==> flow/design.v <==
module alu_design #(parameter W = 16, parameter N = 4) ( 
  clock, reset, CE, INP_valid, MODE, CMD, OPA, OPB, CIN, ERR, RES, OV, COUT, G, L, E);
  input clock;
  input reset;
  input CE;                     
  input [1:0] INP_valid;       
  input MODE;                  
  input [N-1:0] CMD;           
  input [W-1:0] OPA;           
  input [W-1:0] OPB;           
  input CIN;                   
  output reg ERR;              
  output reg [2*W-1:0] RES;    
  output reg OV;               
  output reg COUT;             
  output reg G;                
  output reg L;                
  output reg E;                
parameter SHIFT_W = $clog2(W);
reg [W-1:0] opa_r, opb_r;
reg [N-1:0] cmd_r;
reg [1:0] valid_r;
reg mode_r, cin_r;
reg [2*W - 1:0] res_comb;
reg cout_comb, ov_comb, g_comb, l_comb, e_comb, err_comb;
reg [SHIFT_W-1:0] shift_amount;
always @(posedge clock or posedge reset) begin
  if (reset) begin
    opa_r   <= 0;
    opb_r   <= 0;
    cmd_r   <= 0;
    valid_r <= 0;
    mode_r  <= 0;
    cin_r   <= 0;
  end else if (CE) begin
    opa_r   <= OPA;
    opb_r   <= OPB;
    cmd_r   <= CMD;
    valid_r <= INP_valid;
    mode_r  <= MODE;
    cin_r   <= CIN;
  end
end
always @(*) begin
  res_comb  = 0;
  cout_comb = 0;
  ov_comb   = 0;
  g_comb    = 0;
  l_comb    = 0;
  e_comb    = 0;
  err_comb  = 0;
  shift_amount = 0;
  if (mode_r) begin  
    case (valid_r)
      2'b01: begin  
        case (cmd_r)
          4'b0100: begin
            res_comb  = opa_r + 1;
            cout_comb = res_comb[W];
          end
          4'b0101: begin
            res_comb = opa_r - 1;
            ov_comb  = res_comb[W];
          end
          default: err_comb = 1;
        endcase
      end
      2'b10: begin  
        case (cmd_r)
          4'b0110: begin
            res_comb  = {{W{1'b0}}, opb_r + 1};
            cout_comb = res_comb[W];
          end
          4'b0111: begin
            res_comb = {{W{1'b0}}, opb_r - 1};
            ov_comb  = res_comb[W];
          end
          default: err_comb = 1;
        endcase
      end
      2'b11: begin  
        case (cmd_r)
          4'b0000: begin
            res_comb = opa_r + opb_r;
            cout_comb = res_comb[W];
          end
          4'b0001: begin
            res_comb = opa_r - opb_r;
            ov_comb = (opa_r < opb_r);
          end
          4'b0010: begin
            res_comb = opa_r + opb_r + cin_r;
            cout_comb = res_comb[W];
          end
          4'b0011: begin
            res_comb = opa_r - opb_r - cin_r;
            ov_comb = (opa_r < (opb_r + cin_r));
          end
          4'b1000: begin  
            if (opa_r == opb_r) begin
              e_comb = 1;
              g_comb = 0;
              l_comb = 0;
            end
            else if (opa_r > opb_r) begin
              e_comb = 0;
              g_comb = 1;
              l_comb = 0;
            end
            else begin
              e_comb = 0;
              g_comb = 0;
              l_comb = 1;
            end
          end
          4'b1001:   res_comb = (opa_r + 1) * (opb_r + 1);
          4'b1010: res_comb = (opa_r << 1) * opb_r;
          4'b1011: begin  
                   res_comb = $signed(opa_r) + $signed(opb_r);
                   ov_comb = (($signed(opa_r) > 0 && $signed(opb_r) > 0 && $signed(res_comb[W-1:0]) <= 0) ||
                             ($signed(opa_r) < 0 && $signed(opb_r) < 0 && $signed(res_comb[W-1:0]) >= 0));
                  if ($signed(opa_r) == $signed(opb_r)) begin
                    e_comb = 1;
                    g_comb = 0;
                    l_comb = 0;
                  end
                  else if ($signed(opa_r) > $signed(opb_r)) begin
                    e_comb = 0;
                    g_comb = 1;
                    l_comb = 0;
                  end
                  else begin
                    e_comb = 0;
                    g_comb = 0;
                    l_comb = 1;
                  end
          end
          4'b1100: begin  
                   res_comb = $signed(opa_r) - $signed(opb_r);
                   ov_comb = (($signed(opa_r) >= 0 && $signed(opb_r) < 0 && $signed(res_comb[W-1:0]) < 0) ||
                             ($signed(opa_r) < 0 && $signed(opb_r) >= 0 && $signed(res_comb[W-1:0]) >= 0));
                   if ($signed(opa_r) == $signed(opb_r)) begin
                     e_comb = 1;
                     g_comb = 0;
                     l_comb = 0;
                   end
                   else if ($signed(opa_r) > $signed(opb_r)) begin
                     e_comb = 0;
                     g_comb = 1;
                     l_comb = 0;
                   end
                   else begin
                     e_comb = 0;
                     g_comb = 0;
                     l_comb = 1;
                  end
          end
          default: err_comb = 1;
        endcase
      end
      default: err_comb = 1;
    endcase
  end else begin  
    case (valid_r)
      2'b01: begin  
        case (cmd_r)
          4'b0110:   res_comb = {{W{1'b0}}, ~opa_r};
          4'b1000:  res_comb = {{W{1'b0}}, opa_r >> 1};
          4'b1001:  res_comb = {{W{1'b0}}, opa_r << 1};
          default: err_comb = 1;
        endcase
      end
      2'b10: begin  
        case (cmd_r)
          4'b0111:   res_comb = {{W{1'b0}}, ~opb_r};
          4'b1010:  res_comb = {{W{1'b0}}, opb_r >> 1};
          4'b1011:  res_comb = {{W{1'b0}}, opb_r << 1};
          default: err_comb = 1;
        endcase
      end
      2'b11: begin  
        case (cmd_r)
          4'b0000:   res_comb = {{W{1'b0}}, opa_r & opb_r};
          4'b0001:  res_comb = {{W{1'b0}}, ~(opa_r & opb_r)};
          4'b0010:    res_comb = {{W{1'b0}}, opa_r | opb_r};
          4'b0011:   res_comb = {{W{1'b0}}, ~(opa_r | opb_r)};
          4'b0100:   res_comb = {{W{1'b0}}, opa_r ^ opb_r};
          4'b0101:  res_comb = {{W{1'b0}}, ~(opa_r ^ opb_r)};
          4'b1100: begin  
            if (|opb_r[W-1:SHIFT_W+1])   
              err_comb = 1;
            else begin
              shift_amount = opb_r[SHIFT_W-1:0];
              res_comb = {{W{1'b0}}, (opa_r << shift_amount) | (opa_r >> (W - shift_amount))};
            end
          end
          4'b1101: begin  
            if (|opb_r[W-1:SHIFT_W+1])   
              err_comb = 1;
            else begin
              shift_amount = opb_r[SHIFT_W-1:0];
              res_comb = {{W{1'b0}}, (opa_r >> shift_amount) | (opa_r << (W - shift_amount))};
            end
          end
          default: err_comb = 1;
        endcase
      end
      default: err_comb = 1;
    endcase
  end
end
always @(posedge clock or posedge reset) begin
  if (reset) begin
    RES  <= 0;
    COUT <= 0;
    OV   <= 0;
    G    <= 0;
    L    <= 0;
    E    <= 0;
    ERR  <= 0;
  end else if (CE) begin
    RES  <= res_comb;
    COUT <= cout_comb;
    OV   <= ov_comb;
    G    <= g_comb;
    L    <= l_comb;
    E    <= e_comb;
    ERR  <= err_comb;
  end
end
endmodule
==> Reports on alu_design <==
The steps from the RTL of alu_design to its reports follow in flow order.
Line numbers count from 1 in the design file above.
Library cell names are shortened.
{ "setup": {"design": "alu_design", "clock_port": "clock", "lib": "sky130hd", "corner": "tt_025C_1v80"} }

==> Word level <==
Yosys after proc, flatten, opt, wreduce and memory -nomap, before mapping. Enables and synchronous resets that opt folds into registers are not counted as muxes. Memory bits, and registers merged into a memory's read port (data or address), are not among the register bits. Print and check cells are not counted.
{ "op_classes": {"n_addsub": 12, "multipliers": 2, "n_cmp": 14, "equal": 18, "shift": 4, "mux": 50, "n_logic": 10, "reduce_logical": 20} }
{ "ops": {"columns": ["op", "n"], "rows": [
  ["17-bit by 17-bit multiplier with 32-bit output", 1],
  ["16-bit by 16-bit multiplier with 31-bit output", 1],
  ["32-bit case mux with 8-bit select", 1],
  ["16-bit case mux with 3-bit select", 3],
  ["16-bit case mux with 8-bit select", 1],
  ["32-bit case mux with 2-bit select", 2],
  ["32-bit case mux with 3-bit select", 1],
  ["16-bit inverter", 5],
  ["16-bit by 1-bit greater-or-equal comparator with 1-bit output with constant B", 4],
  ["16-bit by 1-bit less-than comparator with 1-bit output with constant B", 3],
  ["16-bit bitwise OR", 3],
  ["16-bit by 1-bit adder with 17-bit output with constant B", 2],
  ["16-bit by 1-bit subtractor with 17-bit output with constant B", 2],
  ["16-bit by 16-bit adder with 17-bit output", 2],
  ["16-bit by 16-bit subtractor with 17-bit output", 2],
  ["16-bit by 1-bit greater-than comparator with 1-bit output with constant B", 2],
  ["16-bit greater-than comparator", 2],
  ["16-bit less-than comparator", 2],
  ["16-bit equality test", 2],
  ["16-bit by 32-bit << shifter with 16-bit output", 1],
  ["16-bit by 32-bit right shift with 16-bit output", 1],
  ["32-bit by 1-bit subtractor with 32-bit output", 1],
  ["32-bit 2-to-1 mux", 1],
  ["16-bit 2-to-1 mux", 2],
  ["1-bit 2-to-1 mux", 29],
  ["4-bit equality test with constant B", 6],
  ["17-bit by 1-bit adder with 18-bit output", 1],
  ["16-bit by 1-bit adder with 16-bit output", 1]
]} }
Other operator kinds: 22; their cells: 46.
{ "word_totals": {"ff_bits": 78, "inputBits": 43, "output_inout_bits": 38, "wordCells": 143} }

==> Longest topological paths <==
Longest topological path by Yosys (ltp), each cell counted once; first at word level (registers and memories cut), then after technology mapping (sequential cells cut; the memories' decode and read muxes count).
{ "depth": {"depth_word": 7, "ABC_AREA": 0, "mapped_depth": 33, "mapped_depth_nobuf": 29} }

==> Netlist <==
The flow's flattened synthesis, as Yosys stat reports it; memories are mapped. The netlist is that of the ABC_AREA named above (0 if unset); the other value can give another one.
{ "synth_totals": {"mapped_cells": 3809, "yosys_area_um2": 29873.7, "ffs": 78, "buffers": 232} }
{ "by_type": {"columns": ["cell", "n"], "rows": [
  ["fa_1", 418],
  ["ha_1", 273],
  ["inv_1", 569],
  ["dfrtp_1", 78],
  ["nand2_1", 505],
  ["xnor2_1", 185],
  ["nor2_1", 393],
  ["o21ai_0", 168],
  ["a21oi_1", 146],
  ["clkbuf_1", 165],
  ["mux4_2", 25],
  ["o22ai_1", 66],
  ["xor2_1", 47],
  ["mux2i_1", 37],
  ["a221oi_1", 42],
  ["nand3_1", 58],
  ["a211oi_1", 35],
  ["nor3_1", 51]
]} }
Not listed: further types 64, cells in them 548.

==> Worst setup path after synthesis <==
Path of least setup slack by OpenSTA after synthesis, without wires, with an ideal clock, recovery checks aside; 20% of the period is set as input and as output delay. Where synthesis merged equal registers, the netlist keeps one of their names.
{ "synth_path": {"path_kind": "register -> register", "from": "register opb_r[0]", "to": "register RES[28]", "tclk_ps": 8300, "setup_ps": 133, "t_arrival_ps": 8774, "path_slack_ps": -607, "path_delay_ps": 8907, "path_stages": 34, "n_path_buf": 11, "synth_period_reached_ps": 8907} }
"path_delay_ps" is the arrival time less input delay plus setup time.
"path_stages": output pins that drive a net of the path, with the launching flip-flop's if there is one; two outputs of one cell count as two.
"synth_period_reached_ps" is the clock period less the worst setup slack; recovery checks do not enter. This is arithmetic on one report: input and output delays are still those of the set period (20% each).
The rows between start and end are the longest chain of elaborated cells between them; the timing report does not say that the signal goes this way. Where chains are equally long, one stands for them.
Each line given opens the expression or statement behind the cell; cells for indexed reads and writes are added by Yosys, which also makes memories of some case tables.
{ "synth_via": {"path_cell_list": "dfrtp_1 -> clkbuf_1 -> inv_1 -> clkbuf_1 -> buf_1 -> clkbuf_1 -> buf_1 -> ha_1 -> clkbuf_1 -> clkbuf_1 -> clkbuf_1 -> buf_1 -> clkbuf_1 -> clkbuf_1 -> nand2_1 -> fa_1 -> inv_1 -> fa_1 -> fa_1 -> inv_1 -> fa_1 -> inv_1 -> ha_1 -> a211oi_1 -> o21ai_0 -> a41o_1 -> a221oi_1 -> nor3_1 -> a311o_1 -> a31oi_1 -> xor2_1 -> nor2_1 -> a2111oi_0 -> o2bb2ai_1", "elab_chain_cells": 5} }
{ "synth_rtl": {"columns": ["element", "line", "rtl"], "rows": [
  ["start, declared", 20, "reg [W-1:0] opa_r, opb_r;"],
  ["start, assigned", 30, "opb_r   <= 0;"],
  ["start, assigned", 37, "opb_r   <= OPB;"],
  ["16-bit by 1-bit adder with 17-bit output", 116, "4'b1001:   res_comb = (opa_r + 1) * (opb_r + 1);"],
  ["17-bit by 17-bit multiplier with 32-bit output", 116, null],
  ["32-bit case mux with 8-bit select", 82, "case (cmd_r)"],
  ["32-bit case mux with 3-bit select", 54, "case (valid_r)"],
  ["32-bit 2-to-1 mux", 53, "if (mode_r) begin"],
  ["end, assigned", 214, "RES  <= 0;"],
  ["end, assigned", 222, "RES  <= res_comb;"],
  ["end, declared", 13, "output reg [2*W-1:0] RES;"]
]} }

==> Timing after layout <==
Path of least setup slack in the final report of run B (OpenROAD, finished layout, wires in). Where an end is a register, its clock arrival counts in the times.
The report prints the path's times to 10 ps; the period is as set.
{ "layout_path": {"path_kind": "register -> register", "from": "register opb_r[3]", "to": "register RES[30]", "tclk_ps": 5200, "setup_ps": 150, "t_arrival_ps": 7630, "path_slack_ps": -2180, "path_stages": 29, "n_path_buf": 1} }
The rows between start and end are the longest chain of elaborated cells between them; the timing report does not say that the signal goes this way. Where chains are equally long, one stands for them.
{ "layout_via": {"path_cell_list": "dfrtp_1 -> and3_1 -> and3_4 -> nand3_2 -> or2_2 -> xnor2_1 -> buf_4 -> nor2_1 -> fa_1 -> inv_1 -> fa_1 -> inv_1 -> fa_1 -> fa_1 -> fa_1 -> inv_1 -> fa_1 -> inv_1 -> ha_1 -> inv_1 -> o21bai_1 -> a221oi_4 -> nor3_2 -> a311o_2 -> nand2_1 -> o21ai_1 -> xor2_1 -> a2111oi_2 -> a22oi_1", "elab_chain_cells": 5} }
{ "layout_rtl": {"columns": ["element", "line", "rtl"], "rows": [
  ["start, declared", 20, "reg [W-1:0] opa_r, opb_r;"],
  ["start, assigned", 30, "opb_r   <= 0;"],
  ["start, assigned", 37, "opb_r   <= OPB;"],
  ["16-bit by 1-bit adder with 17-bit output", 116, "4'b1001:   res_comb = (opa_r + 1) * (opb_r + 1);"],
  ["17-bit by 17-bit multiplier with 32-bit output", 116, null],
  ["32-bit case mux with 8-bit select", 82, "case (cmd_r)"],
  ["32-bit case mux with 3-bit select", 54, "case (valid_r)"],
  ["32-bit 2-to-1 mux", 53, "if (mode_r) begin"],
  ["end, assigned", 214, "RES  <= 0;"],
  ["end, assigned", 222, "RES  <= res_comb;"],
  ["end, declared", 13, "output reg [2*W-1:0] RES;"]
]} }

Measured data: module alu_design, platform sky130hd, 5 stored runs of the flow under differing settings, order arbitrary. Input and output delays are each 20% of the period that was set; the output load is 0.01 pF.
"timing.worst_path_ps" is the time allowed to the run's worst setup path (the clock period less input and output delay, where it has them) less its slack. Clock arrival times count: a late capture clock shortens it, a late launch clock lengthens it.
"timing.worst_path_ps" is known to 10 ps.
[
  {
    "run": "run A",
    "settings": { "CORE_UTILIZATION": 65, "CTS_CLUSTER_SIZE": 19, "GPL_TIMING_DRIVEN": 0, "PLACE_DENSITY": 0.46, "SETUP_SLACK_MARGIN": 1.68, "TNS_END_PERCENT": 70, "period_ns": 7.71, "CAP_MARGIN": 20, "CORE_MARGIN": 2, "SLEW_MARGIN": 20 },
    "outcome": "did not finish, routing stopped with GRT-0116"
  },
  {
    "run": "run B",
    "settings": { "CORE_UTILIZATION": 45, "PLACE_DENSITY": 0.6, "period_ns": 5.2, "CAP_MARGIN": 20, "CORE_MARGIN": 2, "SLEW_MARGIN": 20 },
    "results": { "post_synth_area_um2": 29873.7, "die_footprint_um2": 68463.3, "finish.stdcell_area_um2": 39223.9, "fin_ws_ps": -2179, "tns_setup_ps": -43099, "timing.worst_path_ps": 7380, "worst_setup_path_type": "register -> register" }
  },
  {
    "run": "run C",
    "settings": { "ABC_AREA": 1, "CELL_PAD_IN_SITES_DETAIL_PLACEMENT": 1, "CELL_PAD_IN_SITES_GLOBAL_PLACEMENT": 3, "CORE_ASPECT_RATIO": 1.37, "CORE_MARGIN": 8, "CORE_UTILIZATION": 15, "CTS_CLUSTER_SIZE": 96, "GPL_ROUTABILITY_DRIVEN": 1, "GPL_TIMING_DRIVEN": 0, "MAX_ROUTING_LAYER": "met4", "MIN_ROUTING_LAYER": "met2", "SETUP_SLACK_MARGIN": 0.43, "TNS_END_PERCENT": 90, "period_ns": 8.3, "CAP_MARGIN": 20, "SLEW_MARGIN": 20 },
    "results": { "post_synth_area_um2": 31476.4, "die_footprint_um2": 224940.0, "finish.stdcell_area_um2": 38673.3, "fin_ws_ps": 604, "tns_setup_ps": 0, "timing.worst_path_ps": 7700, "worst_setup_path_type": "register -> register" }
  },
  {
    "run": "run D",
    "settings": { "ABC_AREA": 1, "CELL_PAD_IN_SITES_GLOBAL_PLACEMENT": 2, "CORE_ASPECT_RATIO": 1.37, "CORE_MARGIN": 8, "CTS_CLUSTER_SIZE": 80, "GPL_ROUTABILITY_DRIVEN": 0, "GPL_TIMING_DRIVEN": 0, "MAX_ROUTING_LAYER": "met4", "MIN_ROUTING_LAYER": "met2", "TNS_END_PERCENT": 90, "period_ns": 8.3, "CAP_MARGIN": 20, "CORE_UTILIZATION": 40, "SLEW_MARGIN": 20 },
    "outcome": "did not finish, routing stopped with GRT-0116"
  },
  {
    "run": "run E",
    "settings": { "CELL_PAD_IN_SITES_GLOBAL_PLACEMENT": 2, "CORE_ASPECT_RATIO": 1.37, "CTS_CLUSTER_SIZE": 10, "MAX_ROUTING_LAYER": "met4", "period_ns": 8.3, "CAP_MARGIN": 20, "CORE_MARGIN": 2, "CORE_UTILIZATION": 40, "SLEW_MARGIN": 20 },
    "results": { "post_synth_area_um2": 29873.7, "die_footprint_um2": 76912.6, "finish.stdcell_area_um2": 33258.1, "fin_ws_ps": 317, "tns_setup_ps": 0, "timing.worst_path_ps": 7980, "worst_setup_path_type": "register -> register" }
  }
]
